==> flow/design.v <==
`timescale 1ns / 1ps
module axi_timer_averager_functional (
    input  logic        CLK            ,
    input  logic        RESET          ,
    input  logic        START_TIMER    ,
    input  logic        STOP_TIMER     ,
    input  logic        AVG_MSMT_ENABLE,
    input  logic [ 4:0] AVG_MSMT_LIMIT ,
    output logic [31:0] MSMT_VALUE     ,
    output logic        MSMT_VALID     ,
    output logic [63:0] AVG_MSMT_VALUE ,
    output logic [31:0] MSMT_COUNT     ,
    input  logic [ 3:0] LOAD_EN        ,
    input  logic [31:0] LOAD_DATA      ,
    input  logic [ 3:0] LOAD_STRB      
);
    function automatic logic [31:0] merge_bytes(input logic [31:0] old_value, input logic [31:0] new_value, input logic [3:0] strb);
        for (int b = 0; b < 4; b++)
            merge_bytes[b*8 +: 8] = strb[b] ? new_value[b*8 +: 8] : old_value[b*8 +: 8];
    endfunction
    logic d_start_timer;
    logic start_event  ;
    logic d_stop_timer;
    logic stop_event  ;
    localparam logic IDLE_ST = 1'b0;
    localparam logic MSMT_ST = 1'b1;
    logic [31:0] measurement_value;
    logic current_state;
    logic [31:0] avg_msmt_count;
    logic [31:0] avg_msmt_limit;
    logic [63:0] avg_msmt_value        ;
    logic [63:0] avg_msmt_value_shifted;
    logic        avg_msmt_value_valid  ;
    logic [31:0] avg_msmt_limit_rom [0:31];
    always_comb begin
        for (int i = 0; i < 32; i++)
            avg_msmt_limit_rom[i] = 32'h00000001 << i;
    end
    logic d_avg_msmt_enable;
    logic avg_msmt_event;
    always_ff @(posedge CLK) begin : MSMT_COUNT_processing  
        if (RESET)
            MSMT_COUNT <= 32'd1;
        else
            MSMT_COUNT <= avg_msmt_count + 1;
    end 
    always_comb begin 
        MSMT_VALUE = measurement_value;
    end 
    always_ff @(posedge CLK) begin 
        if (RESET)
            d_start_timer <= 1'b0;
        else
            d_start_timer <= START_TIMER ;
    end 
    always_ff @(posedge CLK) begin 
        if (RESET) begin 
            start_event <= 1'b0;
        end else if (!d_start_timer & START_TIMER) begin 
            start_event <= 1'b1;
        end else begin 
            start_event <= 1'b0;
        end 
    end 
    always_ff @(posedge CLK) begin 
        if (RESET)
            d_stop_timer <= 1'b0;
        else
            d_stop_timer <= STOP_TIMER;
    end 
    always_ff @(posedge CLK) begin 
        if (RESET) begin 
            stop_event <= 1'b0;
        end else if (!d_stop_timer & STOP_TIMER) begin 
            stop_event <= 1'b1;
        end else begin 
            stop_event <= 1'b0;
        end 
    end 
    always_ff @(posedge CLK) begin : current_state_processing 
        if (RESET) begin 
            current_state <= IDLE_ST;
        end else begin 
            case (current_state)
                IDLE_ST : 
                    if (start_event) begin 
                        current_state <= MSMT_ST;
                    end else begin 
                        current_state <= current_state;
                    end 
                MSMT_ST : 
                    if (stop_event) begin 
                        current_state <= IDLE_ST;
                    end else begin 
                        current_state <= current_state;
                    end 
                default : 
                    current_state <= current_state;
            endcase  
        end 
    end 
    always_ff @(posedge CLK) begin : measurement_value_processing 
        if (RESET) begin 
            measurement_value <= '0;
        end else if (LOAD_EN[3]) begin 
            measurement_value <= merge_bytes(measurement_value, LOAD_DATA, LOAD_STRB);
        end else begin 
            case (current_state)
                MSMT_ST : 
                    measurement_value <= measurement_value + 1;
                default : 
                    measurement_value <= '0;
            endcase  
        end 
    end 
    always_ff @(posedge CLK) begin : MSMT_VALID_processing 
        if (RESET) begin 
            MSMT_VALID <= 1'b0;
        end else begin 
            case (current_state) 
                MSMT_ST : 
                    if (stop_event) begin 
                        MSMT_VALID <= 1'b1;
                    end else begin 
                        MSMT_VALID <= 1'b0;
                    end 
                default : 
                    MSMT_VALID <= 1'b0;
            endcase  
        end 
    end 
    always_ff @(posedge CLK) begin : avg_msmt_count_processing 
        if (RESET) begin 
            avg_msmt_count <= '0;
        end else if (LOAD_EN[2]) begin 
            avg_msmt_count <= merge_bytes(avg_msmt_count, LOAD_DATA, LOAD_STRB);
        end else if ((avg_msmt_count == avg_msmt_limit) | !AVG_MSMT_ENABLE) begin 
            avg_msmt_count <= '0;
        end else begin 
            if (MSMT_VALID) begin 
                avg_msmt_count <= avg_msmt_count + 1;
            end else begin 
                avg_msmt_count <= avg_msmt_count;
            end 
        end 
    end 
    always_ff @(posedge CLK) begin : d_avg_msmt_enable_processing 
        if (RESET)
            d_avg_msmt_enable <= 1'b0;
        else
            d_avg_msmt_enable <= AVG_MSMT_ENABLE;
    end 
    always_ff @(posedge CLK) begin 
        if (RESET) begin 
            avg_msmt_event <= 1'b0;
        end else if (AVG_MSMT_ENABLE & !d_avg_msmt_enable) begin 
            avg_msmt_event <= 1'b1;
        end else begin 
            avg_msmt_event <= 1'b0;
        end 
    end 
    always_ff @(posedge CLK) begin : avg_msmt_limit_processing 
        if (RESET) begin 
            avg_msmt_limit <= '0;
        end else if (avg_msmt_event) begin 
            avg_msmt_limit <= avg_msmt_limit_rom[AVG_MSMT_LIMIT];
        end else begin 
            avg_msmt_limit <= avg_msmt_limit;
        end 
    end 
    always_ff @(posedge CLK) begin : avg_msmt_value_processing 
        if (RESET) begin 
            avg_msmt_value <= '0;
        end else if (LOAD_EN[0]) begin 
            avg_msmt_value[31:0] <= merge_bytes(avg_msmt_value[31:0], LOAD_DATA, LOAD_STRB);
        end else if (LOAD_EN[1]) begin 
            avg_msmt_value[63:32] <= merge_bytes(avg_msmt_value[63:32], LOAD_DATA, LOAD_STRB);
        end else if (avg_msmt_limit == avg_msmt_count) begin 
            avg_msmt_value <= '0;
        end else begin 
            if (AVG_MSMT_ENABLE) begin 
                if (MSMT_VALID) begin 
                        avg_msmt_value <= avg_msmt_value + measurement_value;
                end else begin 
                    avg_msmt_value <= avg_msmt_value;
                end 
            end else begin 
                avg_msmt_value <= '0;
            end 
        end 
    end 
    always_ff @(posedge CLK) begin : avg_msmt_value_shifted_processing 
        if (RESET) begin 
            avg_msmt_value_shifted <= '0;
        end else begin 
            case (AVG_MSMT_LIMIT) 
                5'h00   : avg_msmt_value_shifted <= avg_msmt_value[63:0];
                5'h01   : avg_msmt_value_shifted <= avg_msmt_value[63:1];
                5'h02   : avg_msmt_value_shifted <= avg_msmt_value[63:2];
                5'h03   : avg_msmt_value_shifted <= avg_msmt_value[63:3];
                5'h04   : avg_msmt_value_shifted <= avg_msmt_value[63:4];
                5'h05   : avg_msmt_value_shifted <= avg_msmt_value[63:5];
                5'h06   : avg_msmt_value_shifted <= avg_msmt_value[63:6];
                5'h07   : avg_msmt_value_shifted <= avg_msmt_value[63:7];
                5'h08   : avg_msmt_value_shifted <= avg_msmt_value[63:8];
                5'h09   : avg_msmt_value_shifted <= avg_msmt_value[63:9];
                5'h0a   : avg_msmt_value_shifted <= avg_msmt_value[63:10];
                5'h0b   : avg_msmt_value_shifted <= avg_msmt_value[63:11];
                5'h0c   : avg_msmt_value_shifted <= avg_msmt_value[63:12];
                5'h0d   : avg_msmt_value_shifted <= avg_msmt_value[63:13];
                5'h0e   : avg_msmt_value_shifted <= avg_msmt_value[63:14];
                5'h0f   : avg_msmt_value_shifted <= avg_msmt_value[63:15];
                5'h10   : avg_msmt_value_shifted <= avg_msmt_value[63:16];
                5'h11   : avg_msmt_value_shifted <= avg_msmt_value[63:17];
                5'h12   : avg_msmt_value_shifted <= avg_msmt_value[63:18];
                5'h13   : avg_msmt_value_shifted <= avg_msmt_value[63:19];
                5'h14   : avg_msmt_value_shifted <= avg_msmt_value[63:20];
                5'h15   : avg_msmt_value_shifted <= avg_msmt_value[63:21];
                5'h16   : avg_msmt_value_shifted <= avg_msmt_value[63:22];
                5'h17   : avg_msmt_value_shifted <= avg_msmt_value[63:23];
                5'h18   : avg_msmt_value_shifted <= avg_msmt_value[63:24];
                5'h19   : avg_msmt_value_shifted <= avg_msmt_value[63:25];
                5'h1a   : avg_msmt_value_shifted <= avg_msmt_value[63:26];
                5'h1b   : avg_msmt_value_shifted <= avg_msmt_value[63:27];
                5'h1c   : avg_msmt_value_shifted <= avg_msmt_value[63:28];
                5'h1d   : avg_msmt_value_shifted <= avg_msmt_value[63:29];
                5'h1e   : avg_msmt_value_shifted <= avg_msmt_value[63:30];
                5'h1f   : avg_msmt_value_shifted <= avg_msmt_value[63:31];
                default : avg_msmt_value_shifted <= avg_msmt_value[63:31];
            endcase  
        end 
    end 
    always_ff @(posedge CLK) begin : avg_msmt_value_valid_processing 
        if (RESET) begin 
            avg_msmt_value_valid <= 1'b0;
        end else if (avg_msmt_count == avg_msmt_limit) begin 
            avg_msmt_value_valid <= 1'b1;
        end else begin 
            avg_msmt_value_valid <= 1'b0;
        end 
    end
    always_ff @(posedge CLK) begin 
        if (RESET) begin 
            AVG_MSMT_VALUE <= '0;
        end else if (avg_msmt_value_valid) begin 
            AVG_MSMT_VALUE <= avg_msmt_value_shifted;
        end else begin 
            AVG_MSMT_VALUE <= AVG_MSMT_VALUE;
        end 
    end 
endmodule
`timescale 1 ns / 1 ps
module axi_timer_averager #(
    parameter integer DEFAULT_SAMPLES_SERIE = 2,
    parameter integer S_AXI_LITE_DATA_WIDTH = 32  ,
    parameter integer S_AXI_LITE_ADDR_WIDTH = 32
) (
    input  logic                                 CLK               ,
    input  logic                                 RESETN            ,
    input  logic [    S_AXI_LITE_ADDR_WIDTH-1:0] S_AXI_LITE_AWADDR ,
    input  logic [                          2:0] S_AXI_LITE_AWPROT ,
    input  logic                                 S_AXI_LITE_AWVALID,
    output logic                                 S_AXI_LITE_AWREADY,
    input  logic [    S_AXI_LITE_DATA_WIDTH-1:0] S_AXI_LITE_WDATA  ,
    input  logic [(S_AXI_LITE_DATA_WIDTH/8)-1:0] S_AXI_LITE_WSTRB  ,
    input  logic                                 S_AXI_LITE_WVALID ,
    output logic                                 S_AXI_LITE_WREADY ,
    output logic [                          1:0] S_AXI_LITE_BRESP  ,
    output logic                                 S_AXI_LITE_BVALID ,
    input  logic                                 S_AXI_LITE_BREADY ,
    input  logic [    S_AXI_LITE_ADDR_WIDTH-1:0] S_AXI_LITE_ARADDR ,
    input  logic [                          2:0] S_AXI_LITE_ARPROT ,
    input  logic                                 S_AXI_LITE_ARVALID,
    output logic                                 S_AXI_LITE_ARREADY,
    output logic [    S_AXI_LITE_DATA_WIDTH-1:0] S_AXI_LITE_RDATA  ,
    output logic [                          1:0] S_AXI_LITE_RRESP  ,
    output logic                                 S_AXI_LITE_RVALID ,
    input  logic                                 S_AXI_LITE_RREADY ,
    output logic [                         31:0] MSMT_VALUE        ,
    output logic                                 MSMT_VALID        ,
    input  logic                                 INTR
);
    logic [S_AXI_LITE_ADDR_WIDTH-1:0] axi_awaddr ;
    logic                             axi_awready;
    logic                             axi_wready ;
    logic [                      1:0] axi_bresp  ;
    logic                             axi_bvalid ;
    logic [S_AXI_LITE_ADDR_WIDTH-1:0] axi_araddr ;
    logic                             axi_arready;
    logic [S_AXI_LITE_DATA_WIDTH-1:0] axi_rdata  ;
    logic [                      1:0] axi_rresp  ;
    logic                             axi_rvalid ;
    localparam integer ADDR_LSB          = (S_AXI_LITE_DATA_WIDTH/32) + 1;
    localparam integer OPT_MEM_ADDR_BITS = 5                             ;
    logic                                                            slv_reg_rden                          ;
    logic                                                            slv_reg_wren                          ;
    logic [S_AXI_LITE_DATA_WIDTH-1:0]                                reg_data_out                          ;
    logic                                                            aw_en                                 ;
    logic        start_timer       ;
    logic        stop_timer        ;
    logic        avg_msmt_enable   ;
    logic [ 4:0] avg_msmt_limit    ;
    logic [31:0] msmt_count_reg    ;
    logic [63:0] avg_msmt_value_reg;
    logic [ 3:0] load_en           ;
    always_comb begin : S_AXI_LITE_processing 
        S_AXI_LITE_AWREADY = axi_awready;
        S_AXI_LITE_WREADY  = axi_wready;
        S_AXI_LITE_BRESP   = axi_bresp;
        S_AXI_LITE_BVALID  = axi_bvalid;
        S_AXI_LITE_ARREADY = axi_arready;
        S_AXI_LITE_RDATA   = axi_rdata;
        S_AXI_LITE_RRESP   = axi_rresp;
    end 
    always_ff @( posedge CLK ) begin : S_AXI_LITE_RVALID_proc
        if (~RESETN)
            S_AXI_LITE_RVALID <= 1'b0;
        else
            S_AXI_LITE_RVALID <= axi_rvalid;
    end 
    always_ff @( posedge CLK ) begin : axi_awready_proc
        if (~RESETN)
            axi_awready <= 1'b0;
        else    
            if (~axi_awready & S_AXI_LITE_AWVALID & S_AXI_LITE_WVALID & aw_en)
                axi_awready <= 1'b1;
            else 
                if (S_AXI_LITE_BREADY & axi_bvalid)
                    axi_awready <= 1'b0;
                else
                    axi_awready <= 1'b0;
    end       
    always_ff @( posedge CLK ) begin : aw_en_proc
        if (~RESETN)
            aw_en <= 1'b1;
        else
            if (~axi_awready & S_AXI_LITE_AWVALID & S_AXI_LITE_WVALID & aw_en)
                aw_en <= 1'b0;
            else 
                if (S_AXI_LITE_BREADY & axi_bvalid)
                    aw_en <= 1'b1;
    end       
    always_ff @( posedge CLK ) begin : axi_awaddr_proc
        if (~RESETN)
            axi_awaddr <= '0;
        else
            if (~axi_awready & S_AXI_LITE_AWVALID & S_AXI_LITE_WVALID & aw_en)
                axi_awaddr <= S_AXI_LITE_AWADDR;
    end       
    always_ff @( posedge CLK ) begin : axi_wready_proc
        if (~RESETN)
            axi_wready <= 1'b0;
        else    
            if (~axi_wready & S_AXI_LITE_WVALID & S_AXI_LITE_AWVALID & aw_en )
                axi_wready <= 1'b1;
            else
                axi_wready <= 1'b0;
    end       
    always_comb begin : slv_reg_wren_processing  
        slv_reg_wren = axi_wready & S_AXI_LITE_WVALID & axi_awready & S_AXI_LITE_AWVALID;
    end
    always_ff @( posedge CLK ) begin : axi_bvalid_proc
        if (~RESETN)
            axi_bvalid  <= 1'b0;
        else
            if (axi_awready & S_AXI_LITE_AWVALID & ~axi_bvalid & axi_wready & S_AXI_LITE_WVALID)
                axi_bvalid <= 1'b1;
            else
                if (S_AXI_LITE_BREADY & axi_bvalid)
                    axi_bvalid <= 1'b0; 
    end   
    always_ff @( posedge CLK ) begin : axi_bresp_proc
        if (~RESETN)
            axi_bresp   <= 2'b0;
        else
            if (axi_awready & S_AXI_LITE_AWVALID & ~axi_bvalid & axi_wready & S_AXI_LITE_WVALID)
                axi_bresp  <= 2'b0;  
    end   
    always_ff @( posedge CLK ) begin : axi_arready_proc
        if (~RESETN)
            axi_arready <= 1'b0;
        else    
            if (~axi_arready & S_AXI_LITE_ARVALID)
                axi_arready <= 1'b1;
            else
                axi_arready <= 1'b0;
    end       
    always_ff @( posedge CLK ) begin : axi_araddr_proc
        if (~RESETN)
            axi_araddr  <= 32'b0;
        else    
            if (~axi_arready & S_AXI_LITE_ARVALID)
                axi_araddr  <= S_AXI_LITE_ARADDR;
    end       
    always_ff @( posedge CLK ) begin : axi_rvalid_proc
        if (~RESETN)
            axi_rvalid <= 1'b0;
        else
            if (axi_arready & S_AXI_LITE_ARVALID & ~axi_rvalid)
                axi_rvalid <= 1'b1;
            else 
                if (axi_rvalid & S_AXI_LITE_RREADY)
                    axi_rvalid <= 1'b0;
    end    
    always_ff @( posedge CLK ) begin : axi_rresp_proc
        if (~RESETN)
            axi_rresp  <= '0;
        else
            if (axi_arready & S_AXI_LITE_ARVALID & ~axi_rvalid)
                axi_rresp  <= 2'b0;  
    end    
    always_ff @(posedge CLK) begin : slv_reg_rden_proc
        if (~RESETN)
            slv_reg_rden <= 1'b0;
        else
            slv_reg_rden <= axi_arready & S_AXI_LITE_ARVALID & ~axi_rvalid;
    end 
    always_ff @(posedge CLK) begin
        if (~RESETN)
            reg_data_out <= '0;
        else
        case ( axi_araddr[ADDR_LSB+OPT_MEM_ADDR_BITS:ADDR_LSB] )
            8'h00   : reg_data_out <= {31'b0, stop_timer};
            8'h01   : reg_data_out <= {16'b0, 3'b0, avg_msmt_limit, 7'b0, avg_msmt_enable};
            8'h02   : reg_data_out <= avg_msmt_value_reg[31:0];
            8'h03   : reg_data_out <= avg_msmt_value_reg[63:32];
            8'h04   : reg_data_out <= msmt_count_reg[31:0];
            default : reg_data_out <= '0;
        endcase
    end
    always_ff @(posedge CLK) begin
        if (~RESETN)
            axi_rdata <= '0;
        else if (slv_reg_rden)
            axi_rdata <= reg_data_out;      
    end    
    always_ff @(posedge CLK) begin : stop_timer_processing 
        if (~RESETN) begin 
            stop_timer <= 1'b0;
        end else begin 
            if (slv_reg_wren) begin 
                if (axi_awaddr[ADDR_LSB + OPT_MEM_ADDR_BITS : ADDR_LSB] == 0) begin 
                    if (S_AXI_LITE_WSTRB[0]) begin 
                        stop_timer <= S_AXI_LITE_WDATA[0];
                    end else begin 
                        stop_timer <= 1'b0;
                    end 
                end else begin 
                    stop_timer <= 1'b0;
                end 
            end else begin 
                stop_timer <= 1'b0;
            end 
        end 
    end 
    always_ff @(posedge CLK) begin : avg_msmt_enable_processing 
        if (~RESETN) begin 
            avg_msmt_enable <= 1'b0;
        end else begin 
            if (slv_reg_wren) begin 
                if (axi_awaddr[ADDR_LSB + OPT_MEM_ADDR_BITS : ADDR_LSB] == 1) begin 
                    if (S_AXI_LITE_WSTRB[0]) begin 
                        avg_msmt_enable <= S_AXI_LITE_WDATA[0];
                    end else begin 
                        avg_msmt_enable <= avg_msmt_enable;
                    end 
                end else begin 
                    avg_msmt_enable <= avg_msmt_enable;
                end 
            end else begin 
                avg_msmt_enable <= avg_msmt_enable;
            end 
        end 
    end 
    always_ff @(posedge CLK) begin : avg_msmt_limit_processing 
        if (~RESETN) begin 
            avg_msmt_limit <= DEFAULT_SAMPLES_SERIE;
        end else begin 
            if (slv_reg_wren) begin 
                if (axi_awaddr[ADDR_LSB + OPT_MEM_ADDR_BITS : ADDR_LSB] == 1) begin 
                    if (S_AXI_LITE_WSTRB[1]) begin 
                        avg_msmt_limit <= S_AXI_LITE_WDATA[12:8];
                    end else begin 
                        avg_msmt_limit <= avg_msmt_limit;
                    end 
                end else begin 
                    avg_msmt_limit <= avg_msmt_limit;
                end 
            end else begin 
                avg_msmt_limit <= avg_msmt_limit;
            end 
        end 
    end 
    always_ff @(posedge CLK) begin : start_timer_processing 
        if (~RESETN)
            start_timer <= 1'b0;
        else
            start_timer <= INTR;
    end 
    always_comb begin : load_en_processing 
        load_en[0] = slv_reg_wren & (axi_awaddr[ADDR_LSB + OPT_MEM_ADDR_BITS : ADDR_LSB] == 2);
        load_en[1] = slv_reg_wren & (axi_awaddr[ADDR_LSB + OPT_MEM_ADDR_BITS : ADDR_LSB] == 3);
        load_en[2] = slv_reg_wren & (axi_awaddr[ADDR_LSB + OPT_MEM_ADDR_BITS : ADDR_LSB] == 4);
        load_en[3] = slv_reg_wren & (axi_awaddr[ADDR_LSB + OPT_MEM_ADDR_BITS : ADDR_LSB] == 5);
    end
    axi_timer_averager_functional axi_timer_averager_functional_inst (
        .CLK            (CLK               ),
        .RESET          (~RESETN           ),
        .START_TIMER    (start_timer       ),
        .STOP_TIMER     (stop_timer        ),
        .AVG_MSMT_ENABLE(avg_msmt_enable   ),
        .AVG_MSMT_LIMIT (avg_msmt_limit    ),
        .MSMT_VALUE     (MSMT_VALUE        ),
        .MSMT_VALID     (MSMT_VALID        ),
        .AVG_MSMT_VALUE (avg_msmt_value_reg),
        .MSMT_COUNT     (msmt_count_reg    ),
        .LOAD_EN        (load_en           ),
        .LOAD_DATA      (S_AXI_LITE_WDATA  ),
        .LOAD_STRB      (S_AXI_LITE_WSTRB  )
    );
endmodule
Memo
Re: synthesis data of axi_timer_averager

---- Reports on axi_timer_averager ----
Tool output for the design above before and after an edit, in the order of the flow.
"original" refers to lines of the RTL above, "edited" to lines of the edited file.
"change": "edited" minus "original" as printed here. "relative change": 100 x difference / "original".
Operators: Yosys type, input widths -> output width; for muxes data width and select width s.
Cell names lack the library's common part.
Not given: n/a
set-up
  design top .............................. axi_timer_averager
  clock port .............................. CLK
  library ................................. sky130hd
  library corner .......................... tt_025C_1v80

---- Diff ----
Unified diff, file above to edited file.
The edited RTL no longer does the same as the RTL above: the edit was made by script, with no optimisation intended.
begin of diff
@@ -39,10 +39,5 @@
     logic d_avg_msmt_enable;
     logic avg_msmt_event;
-    always_ff @(posedge CLK) begin : MSMT_COUNT_processing  
-        if (RESET)
-            MSMT_COUNT <= 32'd1;
-        else
-            MSMT_COUNT <= avg_msmt_count + 1;
-    end 
+    always_comb MSMT_COUNT = avg_msmt_count + 1; 
     always_comb begin 
         MSMT_VALUE = measurement_value;
end of diff

---- After elaboration ----
Counts by Yosys on the flattened word-level netlist (proc, flatten, opt, wreduce). Print and check cells are left out.
storage and ports
  what                        original  edited  change  relative change (%)
  output and inout port bits  74        74      0       0.00
  elaborated cells            207       206     -1      -0.48
  register bits               425       393     -32     -7.53
operators by class
  what                        original  edited  change  relative change (%)
  reduce/logical cells        27        27      0       0.00
  muxes and demuxes           38        38      0       0.00
  bitwise gates (word level)  33        33      0       0.00
  eq/ne operators             61        61      0       0.00
  add/subtract/negate cells   3         3       0       0.00
operator list
  operator               original  edited  change  relative change (%)
  $and 1x1->1            25        25      0       0.00
  $ne 2x2->1 const B     17        17      0       0.00
  $eq 5x5->1 const B     16        16      0       0.00
  $mux 1                 16        16      0       0.00
  $mux 32                14        14      0       0.00
  $reduce_and 3->1       10        10      0       0.00
  $eq 5x4->1 const B     8         8       0       0.00
  $not 1->1              7         7       0       0.00
  $reduce_and 2->1       5         5       0       0.00
  $eq 5x3->1 const B     4         4       0       0.00
  $eq 6x2->1 const B     4         4       0       0.00
  $logic_not 1->1        4         4       0       0.00
  $mux 8                 4         4       0       0.00
  $eq 6x3->1 const B     3         3       0       0.00
  $reduce_bool 2->1      3         3       0       0.00
  $add 32x1->32 const B  2         2       0       0.00
  $eq 32x32->1           2         2       0       0.00
  $eq 5x2->1 const B     2         2       0       0.00
  $eq 6x1->1 const B     2         2       0       0.00
  $logic_not 6->1        2         2       0       0.00
  $ne 4x1->1 const B     2         2       0       0.00
  $add 64x32->64         1         1       0       0.00
  $eq 5x1->1 const B     1         1       0       0.00
  $logic_not 5->1        1         1       0       0.00
  $or 1x1->1             1         1       0       0.00
  $pmux 1 s2             1         1       0       0.00
  $pmux 32 s32           1         1       0       0.00
  $pmux 32 s5            1         1       0       0.00
The list need not be complete.

---- Depth ----
Yosys ltp: most cells in a row. Word level: on the elaborated netlist, between registers, memories and ports. Mapped: between sequential cells and ports; inverters and the memories' decode and read muxes count.
logic depth
  what                     original  edited  change  relative change (%)
  depth after elaboration  6         6       0       0.00
  ABC_AREA                 0         0       n/a     n/a
  mapped depth             11        13      +2      +18.18

---- Synthesis result ----
Source: synth_stat.txt of the flow (Yosys; design flattened, memories mapped). It holds for the ABC_AREA given above (unset counts as 0); a run with the other value may have another netlist.
mapped netlist
  what                            original  edited   change  relative change (%)
  synthesis area (um2)            28414.8   27649.0  -765.8  -2.70
  flip-flops                      421       389      -32     -7.60
  sequential area (um2)           8428.1    7787.5   -640.6  -7.60
  standard cells after synthesis  3579      3543     -36     -1.01
  buffers                         494       484      -10     -2.02
cell types
  cell type  original  edited  change  relative change (%)
  o21ai_0    86        137     +51     +59.30
  nor2_1     425       378     -47     -11.06
  a21oi_1    132       177     +45     +34.09
  clkbuf_1   393       359     -34     -8.65
  dfxtp_1    421       389     -32     -7.60
  a222oi_1   78        49      -29     -37.18
  nand2_1    142       158     +16     +11.27
  nand4_1    141       127     -14     -9.93
  a22oi_1    257       269     +12     +4.67
  a22o_1     210       222     +12     +5.71
  buf_2      50        61      +11     +22.00
  o311a_1    11        0       -11     -100.00
  nand2b_1   6         16      +10     +166.67
  a21o_1     25        17      -8      -32.00
  nor3b_1    8         15      +7      +87.50
  xor2_1     48        54      +6      +12.50
  o22ai_1    14        8       -6      -42.86
  nand3b_1   8         2       -6      -75.00
The list need not be complete.
The figures by module come from a second, unflattened synthesis with its own total; it is not the netlist above.
second synthesis, totals
  what                                           original  edited   change   relative change (%)
  cell total of the unflattened synthesis        3682      3552     -130     -3.53
  area total of the unflattened synthesis (um2)  28947.8   27861.7  -1086.1  -3.75
Rows give one instance, submodules left out.
modules, original
  module                         area (um2)  times used  cells
  axi_timer_averager_functional  24967.7     1           3271
  axi_timer_averager             3980.1      1           411
modules, edited
  module                         area (um2)  times used  cells
  axi_timer_averager_functional  23881.7     1           3141
  axi_timer_averager             3980.1      1           411

---- Timing after synthesis ----
Path of least setup slack by OpenSTA after synthesis, without wires, with an ideal clock, recovery checks aside; 20% of the period is set as input and as output delay. Where synthesis merged equal registers, the netlist keeps one of their names.
path after synthesis
  what                           original                                                           edited                                                          change  relative change (%)
  path kind                      in2reg                                                             in2reg                                                          n/a     n/a
  from                           input port S_AXI_LITE_WVALID                                       input port S_AXI_LITE_WVALID                                    n/a     n/a
  to                             register axi_timer_averager_functional_inst.measurement_value[21]  register axi_timer_averager_functional_inst.avg_msmt_value[62]  n/a     n/a
  input delay (ps)               1600                                                               1600                                                            0       0.00
  path delay (ps)                1775                                                               1775                                                            0       0.00
  path slack (ps)                4625                                                               4625                                                            0       n/a
  data required time (ps)        7878                                                               7938                                                            +60     +0.76
  stages                         8                                                                  8                                                               0       0.00
  arrival time (ps)              3253                                                               3313                                                            +60     +1.84
  time at the first pin (ps)     1600                                                               1600                                                            0       0.00
  period (ps)                    8000                                                               8000                                                            0       0.00
  synthesis period reached (ps)  3375                                                               3375                                                            0       0.00
"path delay" = arrival - input delay + setup time.
"stages": output pins that drive a net of the path, with the launching flip-flop's if there is one; two outputs of one cell count as two.
"synthesis period reached" = period - worst setup slack (recovery checks aside). The figure is calculated, with input and output delays left at 20% of the set period.
The rows between start and end are the longest chain of elaborated cells between them; the timing report does not say that the signal goes this way. Where chains are equally long, one stands for them.
A line is the first line of the expression or statement that the cell stems from. Yosys adds cells for indexed reads and writes and turns some case tables into memories.
At most two assigning lines are given for a register; there are more.
on the way, after synthesis, original
  path through ............................ nand4_1 nor3_1 nand4_1 nand2_1 buf_1 clkbuf_1 o22ai_1 o311a_1
  length of the longest elaborated chain .. 5
  elaborated cells on any way between the ends .. 6
  RTL lines with such cells ............... 3
  those cells by class .................... eq/ne: 1; mux: 1; logic: 4
RTL lines, path after synthesis, original
  what             line  source
  start, declared  266   input  logic                                 S_AXI_LITE_WVALID ,
  $and 1x1->1 x3   360   slv_reg_wren = axi_wready & S_AXI_LITE_WVALID & axi_awready & S_AXI_LITE_AWVALID;
  $and 1x1->1      504   load_en[3] = slv_reg_wren & (axi_awaddr[ADDR_LSB + OPT_MEM_ADDR_BITS : ADDR_LSB] == 5);
  $mux 32          105   end else if (LOAD_EN[3]) begin
  end, assigned    106   measurement_value <= merge_bytes(measurement_value, LOAD_DATA, LOAD_STRB);
  end, assigned    110   measurement_value <= measurement_value + 1;
  end, declared    27    logic [31:0] measurement_value;
on the way, after synthesis, edited
  path through ............................ nand4_1 and4bb_2 and2_1 or2_1 clkbuf_1 or4_1 mux2_2 nand3_1
  length of the longest elaborated chain .. 6
  elaborated cells on any way between the ends .. 10
  RTL lines with such cells ............... 4
  those cells by class .................... eq/ne: 2; mux: 1; logic: 6; reduce/logical: 1
RTL lines, path after synthesis, edited
  what              line  source
  start, declared   261   input  logic                                 S_AXI_LITE_WVALID ,
  $and 1x1->1 x3    355   slv_reg_wren = axi_wready & S_AXI_LITE_WVALID & axi_awready & S_AXI_LITE_AWVALID;
  $and 1x1->1       497   load_en[1] = slv_reg_wren & (axi_awaddr[ADDR_LSB + OPT_MEM_ADDR_BITS : ADDR_LSB] == 3);
  $ne 2x2->1        n/a
  $reduce_and 3->1  n/a
  end, assigned     178   avg_msmt_value <= avg_msmt_value + measurement_value;
  end, assigned     180   avg_msmt_value <= avg_msmt_value;
  end, declared     31    logic [63:0] avg_msmt_value        ;

---- Path in the finished layout ----
From the final timing report of the runs of set A: the path of least setup slack in the routed layout; clock arrival at registers is part of the times.
The report prints the path's times to 10 ps; the period is as set.
path after layout
  what                        original                                                        edited                                                                 change  relative change (%)
  path kind                   in2reg                                                          reg2reg                                                                n/a     n/a
  from                        input port S_AXI_LITE_WVALID                                    register avg_msmt_limit[4]                                             n/a     n/a
  to                          register axi_timer_averager_functional_inst.avg_msmt_value[52]  register axi_timer_averager_functional_inst.avg_msmt_value_shifted[4]  n/a     n/a
  path slack (ps)             3540                                                            3320                                                                   -220    n/a
  arrival time (ps)           4970                                                            5060                                                                   +90     +1.81
  period (ps)                 8000                                                            8000                                                                   0       0.00
  input delay (ps)            1600                                                            n/a                                                                    n/a     n/a
  time at the first pin (ps)  1600                                                            610                                                                    -990    -61.88
  stages                      9                                                               11                                                                     +2      +22.22
  data required time (ps)     8500                                                            8380                                                                   -120    -1.41
The rows between start and end are the longest chain of elaborated cells between them; the timing report does not say that the signal goes this way. Where chains are equally long, one stands for them.
At most two assigning lines are given for a register; there are more.
on the way, after layout, original
  path through ............................ clkdlybuf4s50_1 nand4_1 or3_1 nor2_4 nand2_1 o21ai_1 nand2_1 o311ai_1 a31oi_1
  length of the longest elaborated chain .. 6
  elaborated cells on any way between the ends .. 10
  RTL lines with such cells ............... 4
  those cells by class .................... eq/ne: 2; mux: 1; logic: 6; reduce/logical: 1
RTL lines, path after layout, original
  what              line  source
  start, declared   266   input  logic                                 S_AXI_LITE_WVALID ,
  $and 1x1->1 x3    360   slv_reg_wren = axi_wready & S_AXI_LITE_WVALID & axi_awready & S_AXI_LITE_AWVALID;
  $and 1x1->1       502   load_en[1] = slv_reg_wren & (axi_awaddr[ADDR_LSB + OPT_MEM_ADDR_BITS : ADDR_LSB] == 3);
  $ne 2x2->1        n/a
  $reduce_and 3->1  n/a
  end, assigned     183   avg_msmt_value <= avg_msmt_value + measurement_value;
  end, assigned     185   avg_msmt_value <= avg_msmt_value;
  end, declared     31    logic [63:0] avg_msmt_value        ;
on the way, after layout, edited
  path through ............................ dfxtp_1 buf_4 inv_1 or3_1 nor2_4 buf_4 a22o_1 a221oi_1 nand4_1 nor4_1 nor3_1
  length of the longest elaborated chain .. 2
  elaborated cells on any way between the ends .. 33
  those cells by class .................... eq/ne: 31; mux: 1; reduce/logical: 1
RTL lines, path after layout, edited
  what             line  source
  start, declared  297   logic [ 4:0] avg_msmt_limit    ;
  start, assigned  477   avg_msmt_limit <= S_AXI_LITE_WDATA[12:8];
  start, assigned  479   avg_msmt_limit <= avg_msmt_limit;
  $eq 5x5->1       191   case (AVG_MSMT_LIMIT)
  $pmux 64 s32     191
  end, assigned    192   5'h00   : avg_msmt_value_shifted <= avg_msmt_value[63:0];
  end, assigned    193   5'h01   : avg_msmt_value_shifted <= avg_msmt_value[63:1];
  end, declared    32    logic [63:0] avg_msmt_value_shifted;

---- Measured runs ----
Runs of the flow (Yosys, OpenROAD) on both versions; the two runs of a pair have the same settings. The constraints put input and output delay at 20% of the set period each and load the outputs with 0.01 pF.
flow settings, set A
  CELL_PAD_IN_SITES_DETAIL_PLACEMENT ...... 1
  CELL_PAD_IN_SITES_GLOBAL_PLACEMENT ...... 2
  CORE_UTILIZATION ........................ 35
  GPL_ROUTABILITY_DRIVEN .................. 1
  period_ns ............................... 8.0
  CAP_MARGIN .............................. 20
  CORE_MARGIN ............................. 2
  SLEW_MARGIN ............................. 20
measured results, set A
  what                                          original  edited   change   relative change (%)
  area inside the die boundary (um2)            83480.5   81262.1  -2218.4  -2.66
  lowest setup slack (ps)                       3539      3325     -214     n/a
  standard-cell area of the final layout (um2)  31896.8   31009.7  -887.1   -2.78
  sum of negative setup slack (ps)              0         0        0        n/a
  chip area in the Yosys report (um2)           28414.8   27649.0  -765.8   -2.70
flow settings, set B
  ABC_AREA ................................ 0
  CAP_MARGIN .............................. 20
  CELL_PAD_IN_SITES_DETAIL_PLACEMENT ...... 1
  CELL_PAD_IN_SITES_GLOBAL_PLACEMENT ...... 2
  CORE_UTILIZATION ........................ 46
  GPL_ROUTABILITY_DRIVEN .................. 1
  MAX_ROUTING_LAYER ....................... met4
  SETUP_SLACK_MARGIN ...................... 0.08
  SLEW_MARGIN ............................. 0
  period_ns ............................... 3.02
  CORE_MARGIN ............................. 2
measured results, set B
  what                                          original  edited   change   relative change (%)
  area inside the die boundary (um2)            63776.5   62083.2  -1693.3  -2.66
  lowest setup slack (ps)                       -80       -3       +77      n/a
  standard-cell area of the final layout (um2)  35036.1   33343.2  -1692.9  -4.83
  sum of negative setup slack (ps)              -330      -3       +327     n/a
  chip area in the Yosys report (um2)           28414.8   27649.0  -765.8   -2.70
